==> flow/design.v <==
`timescale 1ns / 1ps
module Risc_16_bit(
 input clk,
 input rst,
 output [15:0] imem_addr,
 input  [15:0] imem_data,
 output        dmem_we,
 output [2:0]  dmem_addr,
 output [15:0] dmem_wdata
);
 wire jump,bne,beq,mem_read,mem_write,alu_src,reg_dst,mem_to_reg,reg_write;
 wire[1:0] alu_op;
 wire [3:0] opcode;
 Datapath_Unit DU
 (
  .clk(clk),
  .rst(rst),
  .imem_addr(imem_addr),
  .imem_data(imem_data),
  .trace_we(dmem_we),
  .trace_addr(dmem_addr),
  .trace_wdata(dmem_wdata),
  .jump(jump),
  .beq(beq),
  .mem_read(mem_read),
  .mem_write(mem_write),
  .alu_src(alu_src),
  .reg_dst(reg_dst),
  .mem_to_reg(mem_to_reg),
  .reg_write(reg_write),
  .bne(bne),
  .alu_op(alu_op),
  .opcode(opcode)
 );
 Control_Unit control
 (
  .opcode(opcode),
  .reg_dst(reg_dst),
  .mem_to_reg(mem_to_reg),
  .alu_op(alu_op),
  .jump(jump),
  .bne(bne),
  .beq(beq),
  .mem_read(mem_read),
  .mem_write(mem_write),
  .alu_src(alu_src),
  .reg_write(reg_write)
 );
endmodule
`timescale 1ns / 1ps
module Datapath_Unit(
 input clk,
 input rst,
 output [15:0] imem_addr,
 input  [15:0] imem_data,
 output trace_we,
 output [2:0] trace_addr,
 output [15:0] trace_wdata,
 input jump,beq,mem_read,mem_write,alu_src,reg_dst,mem_to_reg,reg_write,bne,
 input[1:0] alu_op,
 output[3:0] opcode
);
 reg  [15:0] pc_current;
 wire [15:0] pc_next,pc2;
 wire [15:0] instr;
 wire [2:0] reg_write_dest;
 wire [15:0] reg_write_data;
 wire [2:0] reg_read_addr_1;
 wire [15:0] reg_read_data_1;
 wire [2:0] reg_read_addr_2;
 wire [15:0] reg_read_data_2;
 wire [15:0] ext_im,read_data2;
 wire [2:0] ALU_Control;
 wire [15:0] ALU_out;
 wire zero_flag;
 wire [15:0] PC_j, PC_beq, PC_2beq,PC_2bne,PC_bne;
 wire beq_control;
 wire bne_control;
 wire [12:0] jump_shift;
 wire [15:0] mem_read_data;
 always @(posedge clk)
 begin 
   if (rst)
     pc_current <= 16'd0;
   else
     pc_current <= pc_next;
 end
 assign pc2 = pc_current + 16'd2;
 assign imem_addr = pc_current;
 assign instr = imem_data;
 assign jump_shift = {instr[11:0],1'b0};
 assign reg_write_dest = (reg_dst==1'b1) ? instr[5:3] :instr[8:6];
 assign reg_read_addr_1 = instr[11:9];
 assign reg_read_addr_2 = instr[8:6];
 GPRs reg_file
 (
  .clk(clk),
  .rst(rst),
  .reg_write_en(reg_write),
  .reg_write_dest(reg_write_dest),
  .reg_write_data(reg_write_data),
  .reg_read_addr_1(reg_read_addr_1),
  .reg_read_data_1(reg_read_data_1),
  .reg_read_addr_2(reg_read_addr_2),
  .reg_read_data_2(reg_read_data_2)
 );
 assign ext_im = {{10{instr[5]}},instr[5:0]};  
 alu_control ALU_Control_unit(.ALUOp(alu_op),.Opcode(instr[15:12]),.ALU_Cnt(ALU_Control));
 assign read_data2 = (alu_src==1'b1) ? ext_im : reg_read_data_2;
 ALU alu_unit(.a(reg_read_data_1),.b(read_data2),.alu_control(ALU_Control),.result(ALU_out),.zero(zero_flag));
 assign PC_beq = pc2 + {ext_im[14:0],1'b0};
 assign PC_bne = pc2 + {ext_im[14:0],1'b0};
 assign beq_control = beq & zero_flag;
 assign bne_control = bne & (~zero_flag);
 assign PC_2beq = (beq_control==1'b1) ? PC_beq : pc2;
 assign PC_2bne = (bne_control==1'b1) ? PC_bne : PC_2beq;
 assign PC_j = {pc2[15:13],jump_shift};
 assign pc_next = (jump == 1'b1) ? PC_j :  PC_2bne;
  Data_Memory dm
   (
    .clk(clk),
    .rst(rst),
    .trace_we(trace_we),
    .trace_addr(trace_addr),
    .trace_wdata(trace_wdata),
    .mem_access_addr(ALU_out),
    .mem_write_data(reg_read_data_2),
    .mem_write_en(mem_write),
    .mem_read(mem_read),
    .mem_read_data(mem_read_data)
   );
 assign reg_write_data = (mem_to_reg == 1'b1)?  mem_read_data: ALU_out;
 assign opcode = instr[15:12];
endmodule
`timescale 1ns / 1ps
module Control_Unit(
      input[3:0] opcode,
      output reg[1:0] alu_op,
      output reg jump,beq,bne,mem_read,mem_write,alu_src,reg_dst,mem_to_reg,reg_write    
    );
always @(*)
begin
 case(opcode) 
 4'b0000:  
   begin
    reg_dst = 1'b0;
    alu_src = 1'b1;
    mem_to_reg = 1'b1;
    reg_write = 1'b1;
    mem_read = 1'b1;
    mem_write = 1'b0;
    beq = 1'b0;
    bne = 1'b0;
    alu_op = 2'b00;
    jump = 1'b0;   
   end
 4'b0001: 
   begin
    reg_dst = 1'b0;
    alu_src = 1'b1;
    mem_to_reg = 1'b0;
    reg_write = 1'b0;
    mem_read = 1'b0;
    mem_write = 1'b1;
    beq = 1'b0;
    bne = 1'b0;
    alu_op = 2'b00;
    jump = 1'b0;   
   end
 4'b0010:  
   begin
    reg_dst = 1'b1;
    alu_src = 1'b0;
    mem_to_reg = 1'b0;
    reg_write = 1'b1;
    mem_read = 1'b0;
    mem_write = 1'b0;
    beq = 1'b0;
    bne = 1'b0;
    alu_op = 2'b10;
    jump = 1'b0;   
   end
 4'b0011:  
   begin
    reg_dst = 1'b1;
    alu_src = 1'b0;
    mem_to_reg = 1'b0;
    reg_write = 1'b1;
    mem_read = 1'b0;
    mem_write = 1'b0;
    beq = 1'b0;
    bne = 1'b0;
    alu_op = 2'b10;
    jump = 1'b0;   
   end
 4'b0100:  
   begin
    reg_dst = 1'b1;
    alu_src = 1'b0;
    mem_to_reg = 1'b0;
    reg_write = 1'b1;
    mem_read = 1'b0;
    mem_write = 1'b0;
    beq = 1'b0;
    bne = 1'b0;
    alu_op = 2'b10;
    jump = 1'b0;   
   end
 4'b0101:  
   begin
    reg_dst = 1'b1;
    alu_src = 1'b0;
    mem_to_reg = 1'b0;
    reg_write = 1'b1;
    mem_read = 1'b0;
    mem_write = 1'b0;
    beq = 1'b0;
    bne = 1'b0;
    alu_op = 2'b10;
    jump = 1'b0;   
   end
 4'b0110:  
   begin
    reg_dst = 1'b1;
    alu_src = 1'b0;
    mem_to_reg = 1'b0;
    reg_write = 1'b1;
    mem_read = 1'b0;
    mem_write = 1'b0;
    beq = 1'b0;
    bne = 1'b0;
    alu_op = 2'b10;
    jump = 1'b0;   
   end
 4'b0111:  
   begin
    reg_dst = 1'b1;
    alu_src = 1'b0;
    mem_to_reg = 1'b0;
    reg_write = 1'b1;
    mem_read = 1'b0;
    mem_write = 1'b0;
    beq = 1'b0;
    bne = 1'b0;
    alu_op = 2'b10;
    jump = 1'b0;   
   end
 4'b1000:  
   begin
    reg_dst = 1'b1;
    alu_src = 1'b0;
    mem_to_reg = 1'b0;
    reg_write = 1'b1;
    mem_read = 1'b0;
    mem_write = 1'b0;
    beq = 1'b0;
    bne = 1'b0;
    alu_op = 2'b10;
    jump = 1'b0;   
   end
 4'b1001:  
   begin
    reg_dst = 1'b1;
    alu_src = 1'b0;
    mem_to_reg = 1'b0;
    reg_write = 1'b1;
    mem_read = 1'b0;
    mem_write = 1'b0;
    beq = 1'b0;
    bne = 1'b0;
    alu_op = 2'b10;
    jump = 1'b0;   
   end
 4'b1011: 
   begin
    reg_dst = 1'b0;
    alu_src = 1'b0;
    mem_to_reg = 1'b0;
    reg_write = 1'b0;
    mem_read = 1'b0;
    mem_write = 1'b0;
    beq = 1'b1;
    bne = 1'b0;
    alu_op = 2'b01;
    jump = 1'b0;   
   end
 4'b1100:
   begin
    reg_dst = 1'b0;
    alu_src = 1'b0;
    mem_to_reg = 1'b0;
    reg_write = 1'b0;
    mem_read = 1'b0;
    mem_write = 1'b0;
    beq = 1'b0;
    bne = 1'b1;
    alu_op = 2'b01;
    jump = 1'b0;   
   end
 4'b1101: 
   begin
    reg_dst = 1'b0;
    alu_src = 1'b0;
    mem_to_reg = 1'b0;
    reg_write = 1'b0;
    mem_read = 1'b0;
    mem_write = 1'b0;
    beq = 1'b0;
    bne = 1'b0;
    alu_op = 2'b00;
    jump = 1'b1;   
   end   
 default: begin
    reg_dst = 1'b1;
    alu_src = 1'b0;
    mem_to_reg = 1'b0;
    reg_write = 1'b1;
    mem_read = 1'b0;
    mem_write = 1'b0;
    beq = 1'b0;
    bne = 1'b0;
    alu_op = 2'b00;
    jump = 1'b0; 
   end
 endcase
 end
endmodule
`timescale 1ns / 1ps
module alu_control(
    input [1:0] ALUOp,
    input [3:0] Opcode,
    output reg [2:0] ALU_Cnt
);
always @(*) begin
    case(ALUOp)
        2'b00: ALU_Cnt = 3'b000;  
        2'b01: ALU_Cnt = 3'b001;  
        2'b10: begin  
            case(Opcode)
                4'b0010: ALU_Cnt = 3'b000;  
                4'b0011: ALU_Cnt = 3'b001;  
                4'b0100: ALU_Cnt = 3'b010;  
                4'b0101: ALU_Cnt = 3'b011;  
                4'b0110: ALU_Cnt = 3'b100;  
                4'b0111: ALU_Cnt = 3'b101;  
                4'b1000: ALU_Cnt = 3'b110;  
                4'b1001: ALU_Cnt = 3'b111;  
                default: ALU_Cnt = 3'b000;
            endcase
        end
        default: ALU_Cnt = 3'b000;
    endcase
end
endmodule
module ALU(
 input  [15:0] a,  
 input  [15:0] b,  
 input  [2:0] alu_control, 
 output reg [15:0] result,  
 output zero
    );
always @(*)
begin 
 case(alu_control)
 3'b000: result = a + b; 
 3'b001: result = a - b; 
 3'b010: result = ~a;
 3'b011: result = a<<b;
 3'b100: result = a>>b;
 3'b101: result = a & b;
 3'b110: result = a | b; 
 3'b111: begin if (a<b) result = 16'd1;
    else result = 16'd0;
    end
 default:result = a + b; 
 endcase
end
assign zero = (result==16'd0) ? 1'b1: 1'b0;
endmodule
`timescale 1ns / 1ps
module GPRs(
 input    clk,
 input    rst,
 input    reg_write_en,
 input  [2:0] reg_write_dest,
 input  [15:0] reg_write_data,
 input  [2:0] reg_read_addr_1,
 output  [15:0] reg_read_data_1,
 input  [2:0] reg_read_addr_2,
 output  [15:0] reg_read_data_2
);
 reg [15:0] reg_array [7:0];
 integer i;
 always @ (posedge clk ) begin
   if (rst) begin
    for(i=0;i<8;i=i+1)
     reg_array[i] <= 16'd0;
   end
   else if(reg_write_en) begin
    reg_array[reg_write_dest] <= reg_write_data;
   end
 end
 assign reg_read_data_1 = reg_array[reg_read_addr_1];
 assign reg_read_data_2 = reg_array[reg_read_addr_2];
endmodule
`timescale 1ns / 1ps
module Data_Memory(
 input clk,
 input rst,
 output reg        trace_we,
 output reg [2:0]  trace_addr,
 output reg [15:0] trace_wdata,
 input [15:0]   mem_access_addr,
 input [15:0]   mem_write_data,
 input     mem_write_en,
 input mem_read,
 output [15:0]   mem_read_data
);
reg [16 - 1:0] memory [8 - 1:0];
wire [2:0] ram_addr=mem_access_addr[2:0];
integer i;
 always @(posedge clk) begin
  if (rst) begin
   for (i = 0; i < 8; i = i + 1)
    memory[i] <= 16'd0;
  end
  else if (mem_write_en)
   memory[ram_addr] <= mem_write_data;
 end
 always @(posedge clk) begin
  if (rst) begin
   trace_we    <= 1'b0;
   trace_addr  <= 3'd0;
   trace_wdata <= 16'd0;
  end
  else begin
   trace_we    <= mem_write_en;
   trace_addr  <= ram_addr;
   trace_wdata <= mem_write_data;
  end
 end
 assign mem_read_data = (mem_read==1'b1) ? memory[ram_addr]: 16'd0; 
endmodule
From RTL to reports: Risc_16_bit --
The steps from the RTL of Risc_16_bit to its reports follow in flow order. Line numbers count from 1 in the design file above. Library cell names are shortened. A cell with - has no value.
Set-up: top module Risc_16_bit, clock input clk, standard-cell library sky130hd, library corner tt_025C_1v80

Elaborated design --
Yosys after proc, flatten, opt, wreduce and memory -nomap, before mapping. Memory bits, and registers merged into a memory's read port (data or address), are not among the register bits. Print and check cells are not counted. Memory sizes are those after Yosys's memory passes, which may raise the word count (mostly to a power of two), join words into wider ones and drop unused or constant bits.
Word-level totals: output and inout port bits 36, cells after elaboration 58, input bits 18, memory bits (read-only) 224, bits in writable memories 256, register bits after elaboration 36, memories 4
Memories:
- (no name shown) | words 16, width 11, RTL line 143 | case(opcode)
- DU.dm.memory | words 8, width 16, RTL line 419 | reg [16 - 1:0] memory [8 - 1:0];
- DU.reg_file.reg_array | words 8, width 16, RTL line 392 | reg [15:0] reg_array [7:0];
- (no name shown) | words 16, width 3, RTL line 339 | case(Opcode)
Cells by class: multiplexer cells 24, $lt $le $gt $ge 1, reduce/logical cells 3, equal/unequal tests 9, add/subtract/negate cells 4, shift-type cells 2, bitwise gates (word level) 6
Operator list (number):
- 16-bit two-way mux | 10
- 16-bit parallel mux with 8-bit select | 1
- 16-bit adder | 2
- 16-bit subtractor | 1
- 16-bit < comparator | 1
- 16-bit AND | 1
- 16-bit bitwise OR | 1
- 16-bit by 16-bit left shift with 16-bit output | 1
- 16-bit by 16-bit >> shifter with 16-bit output | 1
- 16-bit by 2-bit adder with 16-bit output (second input constant) | 1
- 16-bit NOT | 1
- 16-bit zero test | 1
- 3-bit two-way mux | 5
- 3-bit equality test (second input constant) | 4
- 1-bit two-way mux | 7
- 3-bit by 2-bit equality test with 1-bit output (second input constant) | 2
- 3-bit parallel mux with 2-bit select | 1
- 3-bit by 1-bit equality test with 1-bit output (second input constant) | 1
- 3-bit zero test | 1
- 1-bit AND | 2
- 2-bit by 1-bit equality test with 1-bit output (second input constant) | 1
- 2-bit equality test (second input constant) | 1
- 2-bit OR reduction | 1
- 1-bit NOT | 1

Longest topological paths --
Yosys ltp: most cells in a row. Word level: on the elaborated netlist, between registers, memories and ports. Mapped: between sequential cells and ports; inverters and the memories' decode and read muxes count.
Depth: depth in word-level cells 10, ABC_AREA 0, depth in mapped cells 25, depth with buffers taken out 20

Netlist --
Source: synth_stat.txt of the flow (Yosys; design flattened, memories mapped). It holds for the ABC_AREA given above (unset counts as 0); a run with the other value may have another netlist.
Cells by type:
- edfxtp_1 | number 256, area in all 7.69E+03 um^2
- mux2i_1 | number 206, area in all 2.06E+03 um^2
- nor2_1 | number 285, area in all 1.07E+03 um^2
- ha_1 | number 65, area in all 813.28 um^2
- mux4_2 | number 35, area in all 788.256 um^2
- dfxtp_1 | number 35, area in all 700.672 um^2
- nor2b_1 | number 76, area in all 475.456 um^2
- nand2_1 | number 119, area in all 446.678 um^2
- mux2_2 | number 29, area in all 326.563 um^2
- xnor2_1 | number 31, area in all 271.51 um^2
- a21oi_1 | number 48, area in all 240.23 um^2
- clkbuf_1 | number 50, area in all 187.68 um^2
- inv_1 | number 49, area in all 183.926 um^2
- nor3_1 | number 33, area in all 165.158 um^2
- nand3_1 | number 32, area in all 160.154 um^2
- and2_1 | number 25, area in all 156.4 um^2
- o21ai_0 | number 31, area in all 155.149 um^2
- nand2b_1 | number 24, area in all 150.144 um^2
Not listed: further types 82, cells in them 427.
Synthesis totals: mapped cells 1856, flip-flops 291, sequential area 8388.0 um^2, synthesis area 19518.7 um^2, buffers 111
The figures by module come from a second, unflattened synthesis with its own total; it is not the netlist above.
Second synthesis, totals: cells (unflattened synthesis) 1805, area total of the unflattened synthesis 19966.6 um^2
Each row is one instance without its submodules.
By module:
- GPRs | sequential area 3843.7 um^2, area 6906.6 um^2, cells 430, times used 1
- Data_Memory | sequential area 4244.1 um^2, area 6628.9 um^2, cells 506, times used 1
- ALU | sequential area 0.0 um^2, area 4067.7 um^2, cells 561, times used 1
- Datapath_Unit | sequential area 300.3 um^2, area 2104.5 um^2, cells 273, times used 1
- Control_Unit | sequential area 0.0 um^2, area 148.9 um^2, cells 20, times used 1
- alu_control | sequential area 0.0 um^2, area 110.1 um^2, cells 15, times used 1
- Risc_16_bit | sequential area 0.0 um^2, area 0.0 um^2, cells 0, times used 1

Timing after synthesis --
Source: OpenSTA report_checks on the synthesized netlist (no wires, ideal clock, input and output delay 20% of the period each), path of least setup slack; recovery checks are left aside. Register names are those of the netlist, which keeps one name where synthesis merged equal registers.
Timing path post-synthesis: path type input to register, from in imem_data[6], to reg DU.pc_current[4], period 6400 ps, path delay 5484 ps, setup time 88 ps, stages on the path 23, input delay 1280 ps, data arrival time 6676 ps, launch time at the first pin 1280 ps, path slack -365 ps, required time 6312 ps, path buffers 6, synthesis period reached 6765 ps
"path delay" is the arrival time less input delay plus setup time. "stages on the path" counts driving pins, that of a launching flip-flop among them; a cell with two outputs on the path counts twice. "synthesis period reached" = period - worst setup slack (recovery checks aside). The figure is calculated, with input and output delays left at 20% of the set period. The rows between start and end are the longest chain of elaborated cells between them; the timing report does not say that the signal goes this way. Where chains are equally long, one stands for them. Each line given opens the expression or statement behind the cell; cells for indexed reads and writes are added by Yosys, which also makes memories of some case tables. A memory read counts as a cell of the chain, while the word-level depth stops at memories.
On the way, post-synthesis: cell sequence buf_6 -> buf_6 -> buf_4 -> buf_1 -> mux4_2 -> mux2i_1 -> a21o_1 -> ha_1 -> clkbuf_1 -> nor3_1 -> a221oi_1 -> and3_1 -> o41ai_1 -> a211oi_1 -> o21bai_1 -> xnor2_1 -> a221o_1 -> a21oi_1 -> and4_4 -> mux2i_4 -> buf_6 -> nand2_1 -> a311oi_2, length of the longest elaborated chain 11, elaborated cells on any way between the ends 19, those cells by class add/sub: 2; compare: 1; shift: 2; mux: 7; logic: 5; reduce/logical: 1; memory: 1
RTL lines, path post-synthesis:
- start, declared | RTL line 6 | input  [15:0] imem_data,
- memory 8 x 16 bit | RTL line 392 | reg [15:0] reg_array [7:0];
- 16-bit two-way mux | RTL line 109 | assign read_data2 = (alu_src==1'b1) ? ext_im : reg_read_data_2;
- 16-bit < comparator | RTL line 372 | 3'b111: begin if (a<b) result = 16'd1;
- 1-bit two-way mux | RTL line 372
- 16-bit parallel mux with 8-bit select | RTL line 364 | case(alu_control)
- 16-bit zero test | RTL line 378 | assign zero = (result==16'd0) ? 1'b1: 1'b0;
- 1-bit two-way mux | RTL line 378
- 1-bit AND | RTL line 113 | assign beq_control = beq & zero_flag;
- 16-bit two-way mux | RTL line 115 | assign PC_2beq = (beq_control==1'b1) ? PC_beq : pc2;
- 16-bit two-way mux | RTL line 116 | assign PC_2bne = (bne_control==1'b1) ? PC_bne : PC_2beq;
- 16-bit two-way mux | RTL line 118 | assign pc_next = (jump == 1'b1) ? PC_j :  PC_2bne;
- end, assigned | RTL line 84 | pc_current <= 16'd0;
- end, assigned | RTL line 86 | pc_current <= pc_next;
- end, declared | RTL line 63 | reg  [15:0] pc_current;

Worst path after layout --
Path of least setup slack in the final report of flow run 1 (OpenROAD, finished layout, wires in). Where an end is a register, its clock arrival counts in the times. The report prints the path's times to 10 ps; the period is as set.
Timing path post-layout: path type input to register, from in imem_data[6], to reg DU.pc_current[7], launch time at the first pin 970 ps, data arrival time 5490 ps, path buffers 5, period 4830 ps, stages on the path 22, setup time 90 ps, path slack -210 ps, input delay 970 ps, required time 5290 ps
The rows between start and end are the longest chain of elaborated cells between them; the timing report does not say that the signal goes this way. Where chains are equally long, one stands for them. A memory read counts as a cell of the chain, while the word-level depth stops at memories.
On the way, post-layout: cell sequence buf_16 -> buf_6 -> mux2i_4 -> a22o_1 -> o31a_4 -> buf_6 -> fa_2 -> o21bai_4 -> a221oi_4 -> and3_4 -> o41ai_4 -> a211oi_1 -> o21bai_2 -> xnor2_1 -> a221o_1 -> a21oi_2 -> and4_4 -> mux2i_4 -> buf_12 -> buf_6 -> nand2_2 -> a311oi_2, length of the longest elaborated chain 11, elaborated cells on any way between the ends 19, those cells by class add/sub: 2; compare: 1; shift: 2; mux: 7; logic: 5; reduce/logical: 1; memory: 1
RTL lines, path post-layout:
- start, declared | RTL line 6 | input  [15:0] imem_data,
- memory 8 x 16 bit | RTL line 392 | reg [15:0] reg_array [7:0];
- 16-bit two-way mux | RTL line 109 | assign read_data2 = (alu_src==1'b1) ? ext_im : reg_read_data_2;
- 16-bit < comparator | RTL line 372 | 3'b111: begin if (a<b) result = 16'd1;
- 1-bit two-way mux | RTL line 372
- 16-bit parallel mux with 8-bit select | RTL line 364 | case(alu_control)
- 16-bit zero test | RTL line 378 | assign zero = (result==16'd0) ? 1'b1: 1'b0;
- 1-bit two-way mux | RTL line 378
- 1-bit AND | RTL line 113 | assign beq_control = beq & zero_flag;
- 16-bit two-way mux | RTL line 115 | assign PC_2beq = (beq_control==1'b1) ? PC_beq : pc2;
- 16-bit two-way mux | RTL line 116 | assign PC_2bne = (bne_control==1'b1) ? PC_bne : PC_2beq;
- 16-bit two-way mux | RTL line 118 | assign pc_next = (jump == 1'b1) ? PC_j :  PC_2bne;
- end, assigned | RTL line 84 | pc_current <= 16'd0;
- end, assigned | RTL line 86 | pc_current <= pc_next;
- end, declared | RTL line 63 | reg  [15:0] pc_current;

--- measured runs ---
Settings and measured results of 2 stored flow runs for module Risc_16_bit (sky130hd), not sorted in any way. The constraints put input and output delay at 20% of the set period each and load the outputs with 0.01 pF.
"clock period reached" is the run's clock period less its worst setup slack. It is reckoned from that one timing run; input and output delays stay at 20% of the period that was set.
"time on the worst setup path": the worst setup path's part of the clock period (all of it between registers, 20% less for each end at a port) less its slack. A launch clock that arrives late makes it longer, a capture clock that arrives late makes it shorter.
"time on the worst setup path" is known to 10 ps.

* Flow run 1 | settings: CAP_MARGIN 10; CELL_PAD_IN_SITES_GLOBAL_PLACEMENT 0; CORE_MARGIN 10; CORE_UTILIZATION 21; CTS_CLUSTER_SIZE 38; GPL_ROUTABILITY_DRIVEN 0; PLACE_DENSITY 0.37; SETUP_SLACK_MARGIN 1.38; period_ns 4.83; SLEW_MARGIN 20 | results: time on the worst setup path 4070 ps; class of the worst setup path input to register; synthesized cell area 19518.7 um^2; overall die area 105541.0 um^2; standard-cell area after routing 29482.0 um^2; total negative slack on setup checks -15942 ps; lowest hold slack 659 ps; clock period reached 5039 ps; smallest setup slack -209 ps
* Flow run 2 | settings: CAP_MARGIN 40; CORE_UTILIZATION 52; CTS_CLUSTER_DIAMETER 182; GPL_ROUTABILITY_DRIVEN 1; SETUP_SLACK_MARGIN 0.51; SLEW_MARGIN 15; TNS_END_PERCENT 40; period_ns 9.49; CORE_MARGIN 2 | results: time on the worst setup path 6210 ps; class of the worst setup path input to register; synthesized cell area 19518.7 um^2; overall die area 39101.1 um^2; standard-cell area after routing 21923.5 um^2; total negative slack on setup checks 0 ps; lowest hold slack 658 ps; clock period reached 8104 ps; smallest setup slack 1386 ps
--- end ---
